==> flow/design.v <==
`timescale 1ns/10ps
module  CED(
  input  clk,
  input  rst,
  input  enable,
  output reg ird,
  input  [7:0] idata,	
  output reg [13:0] iaddr,
  output reg cwr_mag_0,
  output reg [12:0] cdata_mag_wr0,
  output reg crd_mag_0,
  input  [12:0] cdata_mag_rd0,
  output reg [13:0] caddr_mag_0,
  output reg cwr_ang_0,
  output reg [12:0] cdata_ang_wr0,
  output reg crd_ang_0,
  input  [12:0] cdata_ang_rd0,
  output reg [13:0] caddr_ang_0,
  output reg cwr1,
  output reg [12:0] cdata_wr1,
  output reg crd1,
  input  [12:0] cdata_rd1,
  output reg [13:0] caddr_1,
  output reg cwr2,
  output reg [12:0] cdata_wr2,
  output reg [13:0] caddr_2,
  output done
);
  parameter INITIAL = 2'd0;
  parameter LAYER0  = 2'd1;
  parameter LAYER1  = 2'd2;
  parameter LAYER2  = 2'd3;
  parameter READ    = 2'd0;
  parameter EXECUTE = 2'd1;
  parameter WRITE   = 2'd2;
  reg  [2:0]  top_cs;
  reg  [2:0]  top_ns;
  reg  [2:0]  inner_cs;
  reg  [2:0]  inner_ns;
  reg  [13:0] p0_addr;  
  reg  [13:0] p1_addr;  
  reg  [12:0] gx_pixel;
  reg  [12:0] gy_pixel;
  reg  [5:0]  read0_cnt;
  reg  [2:0]  read1_cnt;
  reg  [3:0]  read2_cnt;
  reg  [7:0]  row_cnt;
  reg  [7:0]  column_cnt;
  reg         boundary0;
  wire        boundary;
  reg  [12:0] hys_data;
  wire        read_enable;
  wire        skip_to_write;
  wire        skip_to_write0;
  wire        skip_to_write1;
  wire        skip_to_write2;
  wire layer0_done;
  wire layer1_done;
  wire layer2_done;
  wire read0_done;
  wire read1_done;
  wire read2_done;
  wire read_done;
  assign read0_done = (read0_cnt==6'd41);
  assign read1_done = (read1_cnt==3'd6);
  assign read2_done = (read2_cnt==4'd12);
  assign layer0_done = (top_cs==LAYER0 && row_cnt==8'd126);
  assign layer1_done = (top_cs==LAYER1 && row_cnt==8'd126);
  assign layer2_done = (top_cs==LAYER2 && row_cnt==8'd126);
  assign read_enable = (crd_ang_0||crd_mag_0);
  assign boundary = (boundary0 & column_cnt!=0);
  assign read_done = (read0_done||read1_done||read2_done);
  assign skip_to_write0 = (read2_cnt==3 && hys_data>=13'd100);  
  assign skip_to_write1 = (read2_cnt==3 && hys_data<13'd50);    
  assign skip_to_write2 = (read2_cnt>=4 && read2_cnt<=12 && hys_data>=13'd100);    
  assign skip_to_write  = (skip_to_write0||skip_to_write1||skip_to_write2);
  assign done = layer2_done;
  always @(posedge clk, posedge rst) begin
    if (rst) begin
      top_cs <= INITIAL;
    end else begin
      top_cs <= top_ns;
    end
  end
  always @(*) begin
    top_ns=top_cs;
      case (top_cs)
        INITIAL:
          begin
            if (enable) begin
              top_ns=LAYER0;
            end
          end
        LAYER0:
          begin
            if (layer0_done) begin
              top_ns=LAYER1;
            end
          end
        LAYER1:
          begin
            if (layer1_done) begin
              top_ns=LAYER2;
            end
          end
        LAYER2:
          begin
          end
      endcase
  end
  always @(posedge clk, posedge rst) begin
    if (rst) begin
      inner_cs <= READ;
    end else begin
      inner_cs <= inner_ns;
    end
  end
  always @(*) begin
    inner_ns=inner_cs;
      case (inner_cs)
        READ:
          begin
            if (boundary0||skip_to_write) begin
              inner_ns=WRITE;
            end else if (read_done) begin
              inner_ns=EXECUTE;
            end
          end
        EXECUTE:
          begin
            inner_ns=WRITE;
          end
        WRITE:
          begin
            inner_ns=READ;
            if (boundary||layer1_done) begin
              inner_ns=WRITE;
            end
          end
      endcase
  end
  always @(*) begin
    ird=0;
    cwr_ang_0=0;
    cwr_mag_0=0;
    if (top_cs==LAYER0) begin
      case (inner_cs)
        READ:
          begin
            ird=1;
          end
        EXECUTE:
          begin
            ird=1;
          end
        WRITE:
          begin
            ird=1;
            cwr_ang_0=1;
            cwr_mag_0=1;
          end
      endcase
    end
  end
  always @(*) begin
    cwr1=0;
    crd_ang_0=0;
    crd_mag_0=0;
    if (top_cs==LAYER1) begin
      case (inner_cs)
        READ:
          begin
            crd_ang_0=1;
            crd_mag_0=1;
          end
        EXECUTE:
          begin
          end
        WRITE:
          begin
            cwr1=1;
          end
      endcase
    end
  end
  always @(*) begin
    crd1=0;
    cwr2=0;
    if (top_cs==LAYER2) begin
      case (inner_cs)
        READ:
          begin
            crd1=1;
          end
        EXECUTE:
          begin
          end
        WRITE:
          begin
            cwr2=1;
          end
      endcase
    end
  end
  wire [7:0] column_cnt_up;
  assign column_cnt_up = column_cnt+1;
  always @(posedge clk, posedge rst) begin
    if (rst) begin
      column_cnt <= 0;
    end else begin
      if (layer1_done) begin
        column_cnt <= 0;
      end else if (column_cnt!=8'd125 && inner_cs==WRITE) begin
        column_cnt <= column_cnt_up;
      end else if (column_cnt==8'd125 && inner_cs==WRITE) begin
        column_cnt <= 0;
      end
    end
  end
  wire [7:0] row_cnt_up;
  assign row_cnt_up = row_cnt+1;
  always @(posedge clk, posedge rst) begin
    if (rst) begin
      row_cnt <= 0;
    end else begin
      if (layer0_done||layer1_done) begin
        row_cnt <= 0;
      end else if (column_cnt!=8'd125 && inner_cs==WRITE) begin 
        row_cnt <= row_cnt;
      end else if (column_cnt==8'd125 && inner_cs==WRITE) begin
        row_cnt <= row_cnt_up;
      end
    end
  end
  wire [5:0] read0_cnt_up;
  assign read0_cnt_up = read0_cnt+1;
  always @(posedge clk, posedge rst) begin
    if (rst) begin
      read0_cnt <= 0;
    end else begin
      if (ird && read0_cnt!=6'd41) begin
        read0_cnt <= read0_cnt_up;
      end else if (ird && read0_cnt==6'd41) begin
        read0_cnt <= 0;
      end
    end
  end
  wire [2:0] read1_cnt_up;
  assign read1_cnt_up = read1_cnt+1;
  always @(posedge clk, posedge rst) begin
    if (rst) begin
      read1_cnt <= 0;
    end else begin
      if (read_enable && read1_cnt!=3'd6) begin
        read1_cnt <= read1_cnt_up;
      end else if (read_enable && read1_cnt==3'd6) begin
        read1_cnt <= 0;
      end
    end
  end
  wire [3:0] read2_cnt_up;
  assign read2_cnt_up = read2_cnt+1;
  always @(posedge clk, posedge rst) begin
    if (rst) begin
      read2_cnt <= 0;
    end else begin
      if (skip_to_write) begin
        read2_cnt <= 0;
      end else begin
        if (crd1 && read2_cnt!=4'd12) begin
          read2_cnt <= read2_cnt_up;
        end else if (crd1 && read2_cnt==4'd12) begin
          read2_cnt <= 0;
        end
      end
    end
  end
  wire [13:0] p0_addr_cnt_up; 
  wire [13:0] p0_addr_cnt_up3;
  assign p0_addr_cnt_up  = p0_addr+1;
  assign p0_addr_cnt_up3 = p0_addr+3;
  always @(posedge clk, posedge rst) begin
    if (rst) begin
      p0_addr <= 14'd129;
    end else begin
      if (read0_cnt==6'd8 && column_cnt!=8'd125) begin
        p0_addr <= p0_addr_cnt_up;
      end else if (read0_cnt==6'd8 && column_cnt==8'd125) begin
        p0_addr <= p0_addr_cnt_up3;
      end
    end
  end
  wire [13:0] p1_addr_cnt_up; 
  assign p1_addr_cnt_up  = p1_addr+1;
  always @(posedge clk, posedge rst) begin
    if (rst) begin
      p1_addr <= 14'd126;
    end else begin
      if (layer1_done) begin
        p1_addr <= 14'd126;
      end else if (top_cs>=LAYER1 && inner_cs==WRITE && row_cnt>=8'd1) begin
        p1_addr <= p1_addr_cnt_up;
      end
    end
  end
  wire [13:0] p0_addr1; 
  reg  [14:0] var1;
  assign p0_addr1=p0_addr+var1;  
  always @(*) begin
    var1 = 0;
    case (read0_cnt)
      0:  
        begin
          var1 = -14'd129;
        end
      1:  
        begin
          var1 = -14'd128;
        end
      2:  
        begin
          var1 = -14'd127;
        end
      3:  
        begin
          var1 = -14'd1;
        end
      4:  
        begin
          var1 = 0;
        end
      5:  
        begin
          var1 = 14'd1;
        end
      6:  
        begin
          var1 = 14'd127;
        end
      7:  
        begin
          var1 = 14'd128;
        end
      8:  
        begin
          var1 = 14'd129;
        end
    endcase
  end
  wire [13:0] p1_addr1;
  reg [14:0] var2;
  assign p1_addr1=p1_addr+var2;  
  always @(*) begin
    var2 = 0;
    case (read1_cnt)
      3:
        begin
          if (cdata_ang_rd0==13'd0) begin
            var2 = -14'd1;
          end else if (cdata_ang_rd0==13'd135) begin
            var2 = -14'd127;
          end else if (cdata_ang_rd0==13'd90) begin
            var2 = -14'd126;
          end else begin  
            var2 = -14'd125;
          end
        end
      4:
        begin
          if (cdata_ang_rd0==13'd0) begin
            var2 = 14'd1;
          end else if (cdata_ang_rd0==13'd135) begin
            var2 = 14'd127;
          end else if (cdata_ang_rd0==13'd90) begin
            var2 = 14'd126;
          end else begin  
            var2 = 14'd125;
          end
        end
    endcase
    if (hys_data>=13'd50 && hys_data<13'd100) begin
      case (read2_cnt)
        3: 
          begin
            var2 = -14'd127;
          end
        4: 
          begin
            var2 = -14'd126;
          end
        5: 
          begin
            var2 = -14'd125;
          end
        6: 
          begin
            var2 = -14'd1;
          end
        7: 
          begin
            var2 = 14'd1;
          end
        8: 
          begin
            var2 = 14'd125;
          end
        9: 
          begin
            var2 = 14'd126;
          end
        10: 
          begin
            var2 = 14'd127;
          end
      endcase
    end
  end
  always @(posedge clk, posedge rst) begin
    if (rst) begin
      iaddr<=0;
    end else begin
      if (ird) begin
        case (read0_cnt)
          0:
            begin
              iaddr<=p0_addr1;
            end
          1: 
            begin
              iaddr<=p0_addr1;
            end
          2:
            begin
              iaddr<=p0_addr1;
            end
          3:
            begin
              iaddr<=p0_addr1;
            end
          4:
            begin
              iaddr<=p0_addr1;
            end
          5:
            begin
              iaddr<=p0_addr1;
            end
          6:
            begin
              iaddr<=p0_addr1;
            end
          7:
            begin
              iaddr<=p0_addr1;
            end
          8:
            begin
              iaddr<=p0_addr1;
            end 
        endcase
      end
    end
  end
  reg  [9:0] idata_buffer_x;  
  wire [8:0] idata_mul2;
  assign idata_mul2 = idata<<1;
  always @(posedge clk, posedge rst) begin
    if (rst) begin
      idata_buffer_x <= 0;
    end else begin
      if (layer0_done) begin
        idata_buffer_x <= 0;
      end else if (ird) begin
        case (read0_cnt)
          2:
            begin
              idata_buffer_x <= -idata;
            end
          3:
            begin
              idata_buffer_x <= 0;
            end
          4:
            begin
              idata_buffer_x <= idata;
            end
          5:
            begin
              idata_buffer_x <= -idata_mul2;
            end
          6:
            begin
              idata_buffer_x <= 0;
            end
          7:
            begin
              idata_buffer_x <= idata_mul2;
            end
          8:
            begin
              idata_buffer_x <= -idata;
            end
          9:
            begin
              idata_buffer_x <= 0;
            end 
          10:
            begin
              idata_buffer_x <= idata;
            end 
        endcase
      end
    end
  end
  reg  [9:0] idata_buffer_y;  
  always @(posedge clk, posedge rst) begin
    if (rst) begin
      idata_buffer_y <= 0;
    end else begin
      if (layer0_done) begin
        idata_buffer_y <= 0;
      end else if (ird) begin
        case (read0_cnt)
          2:
            begin
              idata_buffer_y <= -idata;
            end
          3:
            begin
              idata_buffer_y <= -idata_mul2;
            end
          4:
            begin
              idata_buffer_y <= -idata;
            end
          5:
            begin
              idata_buffer_y <= 0;
            end
          6:
            begin
              idata_buffer_y <= 0;
            end
          7:
            begin
              idata_buffer_y <= 0;
            end
          8:
            begin
              idata_buffer_y <= idata;
            end
          9:
            begin
              idata_buffer_y <= idata_mul2;
            end 
          10:
            begin
              idata_buffer_y <= idata;
            end 
        endcase
      end
    end
  end
  wire [12:0] gx_pixel_sum;  
  assign gx_pixel_sum = $signed(gx_pixel)+$signed(idata_buffer_x);
  always @(posedge clk, posedge rst) begin
    if (rst) begin
      gx_pixel <= 0;
    end else begin
      if (read0_cnt>=6'd3) begin
        gx_pixel <= gx_pixel_sum;
      end else begin
        gx_pixel <= 0;
      end
    end
  end
  wire [12:0] gy_pixel_sum;  
  assign gy_pixel_sum = $signed(gy_pixel)+$signed(idata_buffer_y);
  always @(posedge clk, posedge rst) begin
    if (rst) begin
      gy_pixel <= 0;
    end else begin
      if (read0_cnt>=6'd3) begin
        gy_pixel <= gy_pixel_sum;
      end else begin
        gy_pixel <= 0;
      end
    end
  end
  reg  [12:0] mag0;
  wire [12:0] absolute_gx;
  wire [12:0] absolute_gy;
  wire [12:0] absolute_sum;
  assign absolute_gx = (gx_pixel_sum[12]==1)?(~gx_pixel_sum)+1:gx_pixel_sum; 
  assign absolute_gy = (gy_pixel_sum[12]==1)?(~gy_pixel_sum)+1:gy_pixel_sum; 
  assign absolute_sum = absolute_gx + absolute_gy;
  always @(posedge clk, posedge rst) begin
    if (rst) begin
      mag0 <= 0;
    end else begin
      mag0 <= absolute_sum;
    end
  end
  always @(posedge clk, posedge rst) begin
    if (rst) begin
      cdata_mag_wr0 <= 0;
    end else begin
      if (read0_cnt==12) begin
        cdata_mag_wr0 <= mag0;
      end
    end
  end
  wire [13:0] caddr_mag_0_cnt_up;
  assign caddr_mag_0_cnt_up = caddr_mag_0+1;
  always @(posedge clk, posedge rst) begin
    if (rst) begin
      caddr_mag_0 <= 0;
    end else begin
      if (cwr_mag_0) begin
        caddr_mag_0 <= caddr_mag_0_cnt_up;
      end else if (crd_mag_0) begin
        caddr_mag_0 <= p1_addr1;
      end
    end
  end
  wire [28:0] gy_pixel_sum_shf16 = gy_pixel_sum<<16;
  wire [28:0] div_out;
  divider2 div(
    .clk(clk),
    .rst(rst),
    .dividend(gy_pixel_sum_shf16),
    .divisor(gx_pixel_sum),
    .read0_cnt(read0_cnt),
    .out(div_out)
  );
  reg  [28:0] temp_result;
  always @(posedge clk, posedge rst) begin
    if (rst) begin
      temp_result <= 0;
    end else begin
      if (read0_cnt==6'd41) begin
        temp_result <= div_out;
      end
    end
  end
  reg ang_is_0;
  reg ang_is_90;
  always @(posedge clk, posedge rst) begin
    if (rst) begin
      ang_is_0 <= 0;
    end else begin
      if (read0_cnt==11) begin
        if (gy_pixel_sum==0 && gx_pixel_sum==0) begin
          ang_is_0 <= 1;
        end else begin
          ang_is_0 <= 0;
        end
      end
    end
  end
  always @(posedge clk, posedge rst) begin
    if (rst) begin
      ang_is_90 <= 0;
    end else begin
      if (read0_cnt==11) begin
        if (gy_pixel_sum!=0 && gx_pixel_sum==0) begin
          ang_is_90 <= 1;
        end else begin
          ang_is_90 <= 0;
        end
      end
    end
  end
  reg  [12:0] ang;
  always @(posedge clk, posedge rst) begin
    if (rst) begin
      ang <= 13'd0;
    end else begin
      if (ang_is_0) begin
        ang <= 13'd0;
      end else if (ang_is_90) begin
        ang <= 13'd90;
      end else begin
        if ($signed(temp_result)<$signed(29'h00006A09)&&$signed(temp_result)>$signed(29'h1FFF95F7)) begin
          ang <= 13'd0;
        end else if ($signed(temp_result)>$signed(29'h00006A09)&&$signed(temp_result)<$signed(29'h00026A09)) begin
          ang <= 13'd45;
        end else if ($signed(temp_result)>$signed(29'h00026A09)||$signed(temp_result)<$signed(29'h1FFD95F7)) begin
          ang <= 13'd90;
        end else if ($signed(temp_result)<$signed(29'h1FFF95F7)&&$signed(temp_result)>$signed(29'h1FFD95F7)) begin
          ang <= 13'd135;
        end
      end
    end
  end
  always @(*) begin
    cdata_ang_wr0 = ang;
  end
  wire [13:0] caddr_ang_0_cnt_up;
  assign caddr_ang_0_cnt_up = caddr_ang_0+1;
  always @(posedge clk, posedge rst) begin
    if (rst) begin
      caddr_ang_0 <= 0;
    end else begin
      if (cwr_ang_0) begin
        caddr_ang_0 <= caddr_ang_0_cnt_up;
      end else if (crd_ang_0) begin
        caddr_ang_0 <= p1_addr;
      end
    end
  end
  reg [12:0] mag1_0;
  reg [12:0] mag1_1;
  reg [12:0] mag1_2;
  always @(posedge clk, posedge rst) begin
    if (rst) begin
      mag1_0 <= 0;
    end else begin
      if (read1_cnt==3'd4) begin
        mag1_0 <= cdata_mag_rd0;
      end
    end
  end
  always @(posedge clk, posedge rst) begin
    if (rst) begin
      mag1_1 <= 0;
    end else begin
      if (read1_cnt==3'd5) begin
        mag1_1 <= cdata_mag_rd0;
      end
    end
  end
  always @(posedge clk, posedge rst) begin
    if (rst) begin
      mag1_2 <= 0;
    end else begin
      if (read1_cnt==3'd6) begin
        mag1_2 <= cdata_mag_rd0;
      end
    end
  end
  always @(*) begin
    boundary0 = 0;
    if (top_cs>=LAYER1) begin
      if (row_cnt==0||row_cnt==8'd125||column_cnt==0||column_cnt==8'd125) begin
        boundary0 = 1;
      end
    end
  end
  always @(*) begin
    cdata_wr1 = 0;
    if (boundary0) begin
      cdata_wr1 = 0;
    end else begin
      if (mag1_0>=mag1_1 && mag1_0>=mag1_2) begin
        cdata_wr1 = mag1_0;
      end
    end
  end
  wire [13:0] caddr_1_cnt_up;
  assign caddr_1_cnt_up = caddr_1+1;
  always @(posedge clk, posedge rst) begin
    if (rst) begin
      caddr_1 <= 0;
    end else begin
      if (cwr1) begin
        caddr_1 <= caddr_1_cnt_up;
      end else if (crd1) begin
        caddr_1 <= p1_addr1;
      end 
    end
  end
  always @(posedge clk, posedge rst) begin
    if (rst) begin
      hys_data <= 0;
    end else begin
      if (read2_cnt>=3'd2) begin
        if (cdata_rd1>=hys_data) begin
          hys_data <= cdata_rd1;
        end
      end else if (read2_cnt==3'd1) begin
        hys_data <= 0;
      end
    end
  end
  always @(*) begin
    cdata_wr2 = 0;
    if (boundary0) begin
      cdata_wr2 = 0;
    end else begin
      if (hys_data>=13'd100) begin
        cdata_wr2 = 13'd255;
      end else if (hys_data<13'd50) begin
        cdata_wr2 = 0;
      end 
    end
  end
  wire [13:0] caddr_2_cnt_up;
  assign caddr_2_cnt_up = caddr_2+1;
  always @(posedge clk, posedge rst) begin
    if (rst) begin
      caddr_2 <= 0;
    end else begin
      if (cwr2) begin
        caddr_2 <= caddr_2_cnt_up;
      end
    end
  end
endmodule
module divider2 (
  input                clk,
  input                rst,
  input      [28:0]    dividend,   
  input      [12:0]    divisor,    
  input      [5:0]     read0_cnt,
  output reg [28:0]    out
);
  parameter S0  = 0;
  parameter S1  = 1;
  parameter S2  = 2;
  parameter S3  = 3;
  parameter S4  = 4;
  parameter S5  = 5;
  parameter S6  = 6;
  parameter S7  = 7;
  parameter S8  = 8;
  parameter S9  = 9;
  parameter S10 = 10;
  parameter S11 = 11;
  parameter S12 = 12;
  parameter S13 = 13;
  parameter S14 = 14;
  parameter S15 = 15;
  parameter S16 = 16;
  parameter S17 = 17;
  parameter S18 = 18;
  parameter S19 = 19;
  parameter S20 = 20;
  parameter S21 = 21;
  parameter S22 = 22;
  parameter S23 = 23;
  parameter S24 = 24;
  parameter S25 = 25;
  parameter S26 = 26;
  parameter S27 = 27;
  parameter S28 = 28;
  reg [4:0]  div_cs;
  reg [4:0]  div_ns;
  reg        sign;
  reg [28:0] udividend;  
  reg [12:0] udivisor;   
  reg [13:0] udividend_reg;
  reg [28:0] merchant;
  reg [12:0] remainder;
  always @(posedge clk, posedge rst) begin
    if (rst) begin
      div_cs <= S0;
    end else begin
      if (read0_cnt>=12 && read0_cnt<41) begin
        div_cs <= div_ns;
      end else begin
        div_cs <= S0;
      end
    end
  end
  always @(*) begin
    div_ns = div_cs;
    case (div_cs)
      S0:
        begin
          div_ns = S1;
        end
      S1:
        begin
          div_ns = S2;
        end
      S2:
        begin
          div_ns = S3;
        end
      S3:
        begin
          div_ns = S4;
        end
      S4:
        begin
          div_ns = S5;
        end
      S5:
        begin
          div_ns = S6;
        end
      S6:
        begin
          div_ns = S7;
        end
      S7:
        begin
          div_ns = S8;
        end
      S8:
        begin
          div_ns = S9;
        end
      S9:
        begin
          div_ns = S10;
        end
      S10:
        begin
          div_ns = S11;
        end
      S11:
        begin
          div_ns = S12;
        end
      S12:
        begin
          div_ns = S13;
        end
      S13:
        begin
          div_ns = S14;
        end
      S14:
        begin
          div_ns = S15;
        end
      S15:
        begin
          div_ns = S16;
        end
      S16:
        begin
          div_ns = S17;
        end
      S17:
        begin
          div_ns = S18;
        end
      S18:
        begin
          div_ns = S19;
        end
      S19:
        begin
          div_ns = S20;
        end
      S20:
        begin
          div_ns = S21;
        end
      S21:
        begin
          div_ns = S22;
        end
      S22:
        begin
          div_ns = S23;
        end
      S23:
        begin
          div_ns = S24;
        end
      S24:
        begin
          div_ns = S25;
        end
      S25:
        begin
          div_ns = S26;
        end
      S26:
        begin
          div_ns = S27;
        end
      S27:
        begin
          div_ns = S28;
        end
      S28:
        begin
          div_ns = S0;
        end
    endcase
  end
  reg [28:0] udividend0;
  reg [12:0] udivisor0;
  always @(*) begin
    udividend0 = (dividend[28]==1) ? ~(dividend)+1 : dividend;
    udivisor0 = (divisor[12]==1)  ? ~(divisor)+1  : divisor;  
  end
  always @(posedge clk, posedge rst) begin
    if (rst) begin
      udividend <= 0;
      udivisor  <= 0;
    end else begin
      if (read0_cnt==11) begin
        udividend <= udividend0;
        udivisor  <= udivisor0;
      end
    end
  end
  always @(*) begin
    udividend_reg = 0;
    case (div_cs)
      S0:
        begin
          udividend_reg = udividend[28];
        end
      S1:
        begin
          udividend_reg = {remainder, udividend[27]};
        end
      S2:
        begin
          udividend_reg = {remainder, udividend[26]};
        end
      S3:
        begin
          udividend_reg = {remainder, udividend[25]};
        end
      S4:
        begin
          udividend_reg = {remainder, udividend[24]};
        end
      S5:
        begin
          udividend_reg = {remainder, udividend[23]};
        end
      S6:
        begin
          udividend_reg = {remainder, udividend[22]};
        end
      S7:
        begin
          udividend_reg = {remainder, udividend[21]};
        end
      S8:
        begin
          udividend_reg = {remainder, udividend[20]};
        end
      S9:
        begin
          udividend_reg = {remainder, udividend[19]};
        end
      S10:
        begin
          udividend_reg = {remainder, udividend[18]};
        end
      S11:
        begin
          udividend_reg = {remainder, udividend[17]};
        end
      S12:
        begin
          udividend_reg = {remainder, udividend[16]};
        end
      S13:
        begin
          udividend_reg = {remainder, udividend[15]};
        end
      S14:
        begin
          udividend_reg = {remainder, udividend[14]};
        end
      S15:
        begin
          udividend_reg = {remainder, udividend[13]};
        end
      S16:
        begin
          udividend_reg = {remainder, udividend[12]};
        end
      S17:
        begin
          udividend_reg = {remainder, udividend[11]};
        end
      S18:
        begin
          udividend_reg = {remainder, udividend[10]};
        end
      S19:
        begin
          udividend_reg = {remainder, udividend[9]};
        end
      S20:
        begin
          udividend_reg = {remainder, udividend[8]};
        end
      S21:
        begin
          udividend_reg = {remainder, udividend[7]};
        end
      S22:
        begin
          udividend_reg = {remainder, udividend[6]};
        end
      S23:
        begin
          udividend_reg = {remainder, udividend[5]};
        end
      S24:
        begin
          udividend_reg = {remainder, udividend[4]};
        end
      S25:
        begin
          udividend_reg = {remainder, udividend[3]};
        end
      S26:
        begin
          udividend_reg = {remainder, udividend[2]};
        end
      S27:
        begin
          udividend_reg = {remainder, udividend[1]};
        end
      S28:
        begin
          udividend_reg = {remainder, udividend[0]};
        end
    endcase
  end
  wire [28:0] merchant_shf;
  wire [28:0] merchant_shf_up;
  assign merchant_shf = (merchant<<1);
  assign merchant_shf_up = (merchant<<1)+1;
  always @(posedge clk, posedge rst) begin
    if (rst) begin
      merchant <= 0;
    end else begin
      if (read0_cnt==41) begin
        merchant <= 0;
      end else begin
        if (udividend_reg>=udivisor && read0_cnt>=12) begin
          merchant <= merchant_shf_up;   
        end else begin
          merchant <= merchant_shf;      
        end
      end
    end
  end
  wire [12:0] remainder0;
  assign remainder0 = udividend_reg-udivisor;
  always @(posedge clk, posedge rst) begin
    if (rst) begin
      remainder <= 0;
    end else begin
      remainder <= udividend_reg;
      if (udividend_reg>=udivisor) begin
        remainder <= remainder0;  
      end
    end
  end
  wire sign_bit = dividend[28]^divisor[12];
  always @(posedge clk, posedge rst) begin
    if (rst) begin
      sign <= 0;
    end else begin
      if (read0_cnt==11) begin
        sign <= sign_bit;
      end
    end
  end
  always @(*) begin
    out = (sign==1) ? (~merchant)+1 : merchant;
  end
endmodule
# Reports on CED
# Module CED before and after one edit of its RTL, step after step.
# "before" refers to lines of the RTL above, "after" to lines of the edited file.
# "diff" is "after" less "before", of the values as shown.
# Operators: Yosys type, input widths -> output width; for muxes data width and select width s.
# Cell names lack the library's common part.
# The mark n/a stands for no value.
[design] design="CED" clock="clk" cell_library="sky130hd" pvt_corner="tt_025C_1v80"

# The edit
# Unified diff, file above to edited file.
# The edit is scripted: it alters the design's behaviour and was not made to optimise anything.
# begin of diff
@@ -688,5 +688,5 @@
         end else if ($signed(temp_result)>$signed(29'h00026A09)||$signed(temp_result)<$signed(29'h1FFD95F7)) begin
           ang <= 13'd90;
-        end else if ($signed(temp_result)<$signed(29'h1FFF95F7)&&$signed(temp_result)>$signed(29'h1FFD95F7)) begin
+        end else if (($signed(temp_result)==$signed(29'h1FFF95F7))&&$signed(temp_result)>$signed(29'h1FFD95F7)) begin
           ang <= 13'd135;
         end
# end of diff

# Word-level counts
# Counts by Yosys on the flattened word-level netlist (proc, flatten, opt, wreduce; memories kept). Register bits leave out memories and registers merged into their read ports (data or address). Print and check cells are left out.
# Yosys's memory passes give these memory sizes; they may raise the number of words (mostly to a power of two), join words into wider ones and drop unused or constant bits.
[op_classes] item="addsub" before=25 after=25 diff=0
[op_classes] item="cmp" before=24 after=23 diff=-1
[op_classes] item="equal" before=79 after=80 diff=1
[op_classes] item="mux" before=85 after=85 diff=0
[op_classes] item="n_logic" before=6 after=6 diff=0
[op_classes] item="n_reduce_logical" before=82 after=82 diff=0
[op_table] operator="$lt 29x16->1 const B" before=2 after=1 diff=-1
[op_table] operator="$eq 29x16->1 const B" before=0 after=1 diff=1
# Unchanged operator kinds not shown: 98.
[bits] item="register_bits" before=391 after=391 diff=0
[bits] item="rom_bits" before=240 after=240 diff=0
[bits] item="mem_count" before=1 after=1 diff=0
[bits] item="inputBits" before=50 after=50 diff=0
[bits] item="output_inout_bits" before=131 after=131 diff=0
[bits] item="wordCells" before=336 after=336 diff=0
[memory_table] item="mem_shapes" before="16 x 15 bit 1R0W" after="16 x 15 bit 1R0W"

# Logic depth
# Longest topological path by Yosys (ltp), each cell counted once; first at word level (registers and memories cut), then after technology mapping (sequential cells cut; the memories' decode and read muxes count).
[depth] item="depth_word" before=10 after=10 diff=0
[depth] item="ABC_AREA" before="0" after="0"
[depth] item="ltp_mapped" before=23 after=21 diff=-2
[depth] item="depth_no_buf" before=22 after=21 diff=-1

# After synthesis
# Yosys stat after the flow's synthesis: flattened, memories mapped to cells. It holds for the ABC_AREA given above (unset counts as 0); a run with the other value may have another netlist.
[mapped] item="cell_count" before=2352 after=2407 diff=55
[mapped] item="area_um2" before=22501.6 after=22671.7 diff=170.1
[mapped] item="sequential_area_um2" before=9848.2 after=9848.2 diff=0.0
[mapped] item="flip_flops" before=393 after=393 diff=0
[mapped] item="buf_cells" before=96 after=100 diff=4
[types] cell_type="nand2_1" before=188 after=227 diff=39
[types] cell_type="a211oi_1" before=11 after=28 diff=17
[types] cell_type="and2_1" before=91 after=75 diff=-16
[types] cell_type="a21oi_1" before=159 after=145 diff=-14
[types] cell_type="mux2_2" before=90 after=76 diff=-14
[types] cell_type="clkbuf_1" before=64 after=75 diff=11
[types] cell_type="a311oi_1" before=1 after=12 diff=11
[types] cell_type="o21a_1" before=23 after=13 diff=-10
[types] cell_type="o21ai_0" before=168 after=176 diff=8
[types] cell_type="inv_1" before=132 after=140 diff=8
[types] cell_type="nand2b_1" before=22 after=14 diff=-8
[types] cell_type="o211ai_1" before=3 after=11 diff=8
[types] cell_type="nor3_1" before=52 after=59 diff=7
[types] cell_type="buf_1" before=9 after=2 diff=-7
[types] cell_type="nor2_1" before=182 after=177 diff=-5
[types] cell_type="nor2b_1" before=21 after=26 diff=5
[types] cell_type="xor2_1" before=76 after=72 diff=-4
[types] cell_type="nand4_1" before=29 after=33 diff=4
# Unchanged cell types not shown: 14.
# The list need not be complete.
# By module: a second synthesis without flattening, with its own total; a netlist apart from the flattened one above.
[hier_totals] item="cells_unflattened" before=2532 after=2536 diff=4
[hier_totals] item="hier_area_um2" before=24161.9 after=24174.4 diff=12.5
# Each row is one instance without its submodules.
[by_module_before] mod="CED" n_inst=1 n_cells=1909 area_um2=18004.8 seq_area_um2=7394.6
[by_module_before] mod="divider2" n_inst=1 n_cells=623 area_um2=6157.2 seq_area_um2=2854.0
[by_module_after] mod="CED" n_inst=1 n_cells=1913 area_um2=18017.3 seq_area_um2=7394.6
[by_module_after] mod="divider2" n_inst=1 n_cells=623 area_um2=6157.2 seq_area_um2=2854.0

# Worst setup path after synthesis
# OpenSTA on the mapped netlist: ideal clock, no wires. The path of least setup slack (recovery checks aside). Input and output delay are each 20% of the period. Register names are those of the netlist, which keeps one name where synthesis merged equal registers.
[synth_timing] item="path_type" before="register to register" after="register to register"
[synth_timing] item="startpoint" before="reg idata_buffer_y[0]" after="reg idata_buffer_x[0]"
[synth_timing] item="endpoint" before="reg mag0[12]" after="reg mag0[12]"
[synth_timing] item="clock_period_ns" before=5.0 after=5.0 diff=0.0
[synth_timing] item="setup_ns" before=0.130 after=0.131 diff=0.001
[synth_timing] item="launch_ns" before=0.000 after=0.000 diff=0.000
[synth_timing] item="arrival_time_ns" before=4.483 after=4.499 diff=0.016
[synth_timing] item="t_required_ns" before=4.870 after=4.869 diff=-0.001
[synth_timing] item="path_slack_ns" before=0.387 after=0.370 diff=-0.017
[synth_timing] item="delay_ns" before=4.613 after=4.630 diff=0.017
[synth_timing] item="stages" before=23 after=21 diff=-2
[synth_timing] item="n_path_buf" before=1 after=1 diff=0
[synth_timing] item="synth_period_reached_ns" before=4.613 after=4.63 diff=0.017
# "delay_ns" is the arrival time less input delay plus setup time.
# "stages" counts driving pins, that of a launching flip-flop among them; a cell with two outputs on the path counts twice.
# "synth_period_reached_ns" is the clock period less the worst setup slack; recovery checks do not enter. This is arithmetic on one report: input and output delays are still those of the set period (20% each).
# The rows between start and end are the longest chain of elaborated cells between them; the timing report does not say that the signal goes this way. Where chains are equally long, one stands for them.
# Each line given opens the expression or statement behind the cell; cells for indexed reads and writes are added by Yosys, which also makes memories of some case tables.
# At most two assigning lines are given for a register; there are more.
[synth_via_before] path_cell_list="dfrtp_1 ha_1 inv_1 fa_1 nand2b_1 a21oi_1 nor4b_1 nor3b_1 a221oi_2 xnor2_1 clkbuf_1 mux2i_1 fa_1 a21o_1 a21oi_1 o21bai_1 a21oi_1 o21bai_1 a21oi_1 nor2b_1 a221oi_2 o31ai_1 xnor2_1" elab_chain_len=5 cells_between=5 lines_between=3 cone_classes="3 x add/sub; 1 x mux; 1 x logic"
[synth_lines_before] item="start, declared" line=515 rtl="reg  [9:0] idata_buffer_y;"
[synth_lines_before] item="start, assigned" line=526 rtl="idata_buffer_y <= -idata;"
[synth_lines_before] item="start, assigned" line=530 rtl="idata_buffer_y <= -idata_mul2;"
[synth_lines_before] item="$add 13x10->13" line=578 rtl="assign gy_pixel_sum = $signed(gy_pixel)+$signed(idata_buffer_y);"
[synth_lines_before] item="$not 13->13" line=595 rtl="assign absolute_gy = (gy_pixel_sum[12]==1)?(~gy_pixel_sum)+1:gy_pixel_sum;"
[synth_lines_before] item="$add 13x1->13" line=595
[synth_lines_before] item="$mux 13" line=595
[synth_lines_before] item="$add 13x13->13" line=596 rtl="assign absolute_sum = absolute_gx + absolute_gy;"
[synth_lines_before] item="end, assigned" line=599 rtl="mag0 <= 0;"
[synth_lines_before] item="end, assigned" line=601 rtl="mag0 <= absolute_sum;"
[synth_lines_before] item="end, declared" line=590 rtl="reg  [12:0] mag0;"
# Nets of the timed path that keep an RTL name, with a line that drives or declares them; the list need not be complete.
[synth_named_nets_before] signal="absolute_gy[1]" line=595
[synth_via_after] path_cell_list="dfrtp_1 ha_1 fa_1 a211oi_1 o21ai_1 a31oi_1 a21oi_1 xnor2_1 clkbuf_1 o21ai_0 fa_1 a21o_1 a21oi_1 o21bai_1 a21oi_1 o21bai_1 a21oi_1 o21ai_0 or4_1 o31ai_1 nor3_1" elab_chain_len=5 cells_between=5 cone_classes="3 x add/sub; 1 x mux; 1 x logic"
[synth_lines_after] item="start, declared" line=464 rtl="reg  [9:0] idata_buffer_x;"
[synth_lines_after] item="start, assigned" line=477 rtl="idata_buffer_x <= -idata;"
[synth_lines_after] item="start, assigned" line=485 rtl="idata_buffer_x <= idata;"
[synth_lines_after] item="$add 13x10->13" line=565 rtl="assign gx_pixel_sum = $signed(gx_pixel)+$signed(idata_buffer_x);"
[synth_lines_after] item="$not 13->13" line=594 rtl="assign absolute_gx = (gx_pixel_sum[12]==1)?(~gx_pixel_sum)+1:gx_pixel_sum;"
[synth_lines_after] item="$add 13x1->13" line=594
[synth_lines_after] item="$mux 13" line=594
[synth_lines_after] item="$add 13x13->13" line=596 rtl="assign absolute_sum = absolute_gx + absolute_gy;"
[synth_lines_after] item="end, assigned" line=599 rtl="mag0 <= 0;"
[synth_lines_after] item="end, assigned" line=601 rtl="mag0 <= absolute_sum;"
[synth_lines_after] item="end, declared" line=590 rtl="reg  [12:0] mag0;"
[synth_named_nets_after] signal="absolute_gx[1]" line=594

# Timing after layout
# From the final timing report of each run of pair A: the path of least setup slack in the routed layout; clock arrival at registers is part of the times.
[layout_timing] item="path_type" before="register to output" after="register to output"
[layout_timing] item="startpoint" before="reg mag1_0[1]" after="reg mag1_0[1]"
[layout_timing] item="endpoint" before="out cdata_wr1[12]" after="out cdata_wr1[6]"
[layout_timing] item="clock_period_ns" before=4.76 after=4.76 diff=0.00
[layout_timing] item="output_delay_ns" before=0.95 after=0.95 diff=0.00
[layout_timing] item="launch_ns" before=0.56 after=0.57 diff=0.01
[layout_timing] item="arrival_time_ns" before=3.61 after=3.64 diff=0.03
[layout_timing] item="t_required_ns" before=3.81 after=3.81 diff=0.00
[layout_timing] item="path_slack_ns" before=0.20 after=0.17 diff=-0.03
[layout_timing] item="stages" before=17 after=13 diff=-4
[layout_timing] item="n_path_buf" before=4 after=1 diff=-3
# The rows between start and end are the longest chain of elaborated cells between them; the timing report does not say that the signal goes this way. Where chains are equally long, one stands for them.
[layout_via_before] path_cell_list="dfrtp_1 ha_1 nor2b_1 o21a_1 o21a_1 o21a_1 o21a_1 o21a_1 o21ai_2 nand2b_1 a2111oi_4 buf_4 buf_4 buf_4 nor3_4 and2_1 dlymetal6s2s_1" elab_chain_len=4 cells_between=5 lines_between=2 cone_classes="2 x compare; 2 x mux; 1 x reduce/logical"
[layout_lines_before] item="start, declared" line=712 rtl="reg [12:0] mag1_0;"
[layout_lines_before] item="start, assigned" line=717 rtl="mag1_0 <= 0;"
[layout_lines_before] item="start, assigned" line=720 rtl="mag1_0 <= cdata_mag_rd0;"
[layout_lines_before] item="$ge 13x13->1" line=755 rtl="if (mag1_0>=mag1_1 && mag1_0>=mag1_2) begin"
[layout_lines_before] item="$logic_and 1x1->1" line=755
[layout_lines_before] item="$mux 13" line=755
[layout_lines_before] item="$mux 13" line=752 rtl="if (boundary0) begin"
[layout_lines_before] item="end, declared" line=20 rtl="output reg [12:0] cdata_wr1,"
[layout_via_after] path_cell_list="dfrtp_1 ha_1 nor2b_1 o21a_1 o21a_1 o21ai_0 a21oi_1 o31a_1 o21a_1 o21ai_1 a2111o_2 a211oi_2 clkdlybuf4s50_1" elab_chain_len=4 cells_between=5 lines_between=2 cone_classes="2 x compare; 2 x mux; 1 x reduce/logical"
[layout_lines_after] item="start, declared" line=712 rtl="reg [12:0] mag1_0;"
[layout_lines_after] item="start, assigned" line=717 rtl="mag1_0 <= 0;"
[layout_lines_after] item="start, assigned" line=720 rtl="mag1_0 <= cdata_mag_rd0;"
[layout_lines_after] item="$ge 13x13->1" line=755 rtl="if (mag1_0>=mag1_1 && mag1_0>=mag1_2) begin"
[layout_lines_after] item="$logic_and 1x1->1" line=755
[layout_lines_after] item="$mux 13" line=755
[layout_lines_after] item="$mux 13" line=752 rtl="if (boundary0) begin"
[layout_lines_after] item="end, declared" line=20 rtl="output reg [12:0] cdata_wr1,"

# Measured runs
# Both versions went through the flow (Yosys, OpenROAD) with the same settings in each pair. Constraints: input delay and output delay 20% of the set period each, output load 0.01 pF.
[flow_settings_pair_A] period_ns=4.76 CAP_MARGIN=20 CORE_MARGIN=2 CORE_UTILIZATION=40 SLEW_MARGIN=20
[results_pair_A] item="synth_chip_area_um2" before=22501.6 after=22671.7 diff=170.1
[results_pair_A] item="total_die_area_um2" before=58167.8 after=58600.3 diff=432.5
[results_pair_A] item="finalUtil_pct" before=48.4 after=48.2 diff=-0.2
[results_pair_A] item="setup_ws_ns" before=0.195 after=0.167 diff=-0.028
[results_pair_A] item="fin_tns_ns" before=0.000 after=0.000 diff=0.000
[results_pair_A] item="final_hold_ws_ns" before=0.475 after=0.454 diff=-0.021
[flow_settings_pair_B] CAP_MARGIN=25 CORE_ASPECT_RATIO=0.76 CORE_UTILIZATION=25 GPL_TIMING_DRIVEN=1 MAX_ROUTING_LAYER="met4" PLACE_DENSITY_LB_ADDON=0.03 period_ns=7.21 CORE_MARGIN=2 SLEW_MARGIN=20
[results_pair_B] item="synth_chip_area_um2" before=22501.6 after=22671.7 diff=170.1
[results_pair_B] item="total_die_area_um2" before=92445.5 after=93134.9 diff=689.4
[results_pair_B] item="finalUtil_pct" before=30.5 after=30.3 diff=-0.2
[results_pair_B] item="setup_ws_ns" before=1.490 after=1.852 diff=0.362
[results_pair_B] item="fin_tns_ns" before=0.000 after=0.000 diff=0.000
[results_pair_B] item="final_hold_ws_ns" before=0.469 after=0.461 diff=-0.008
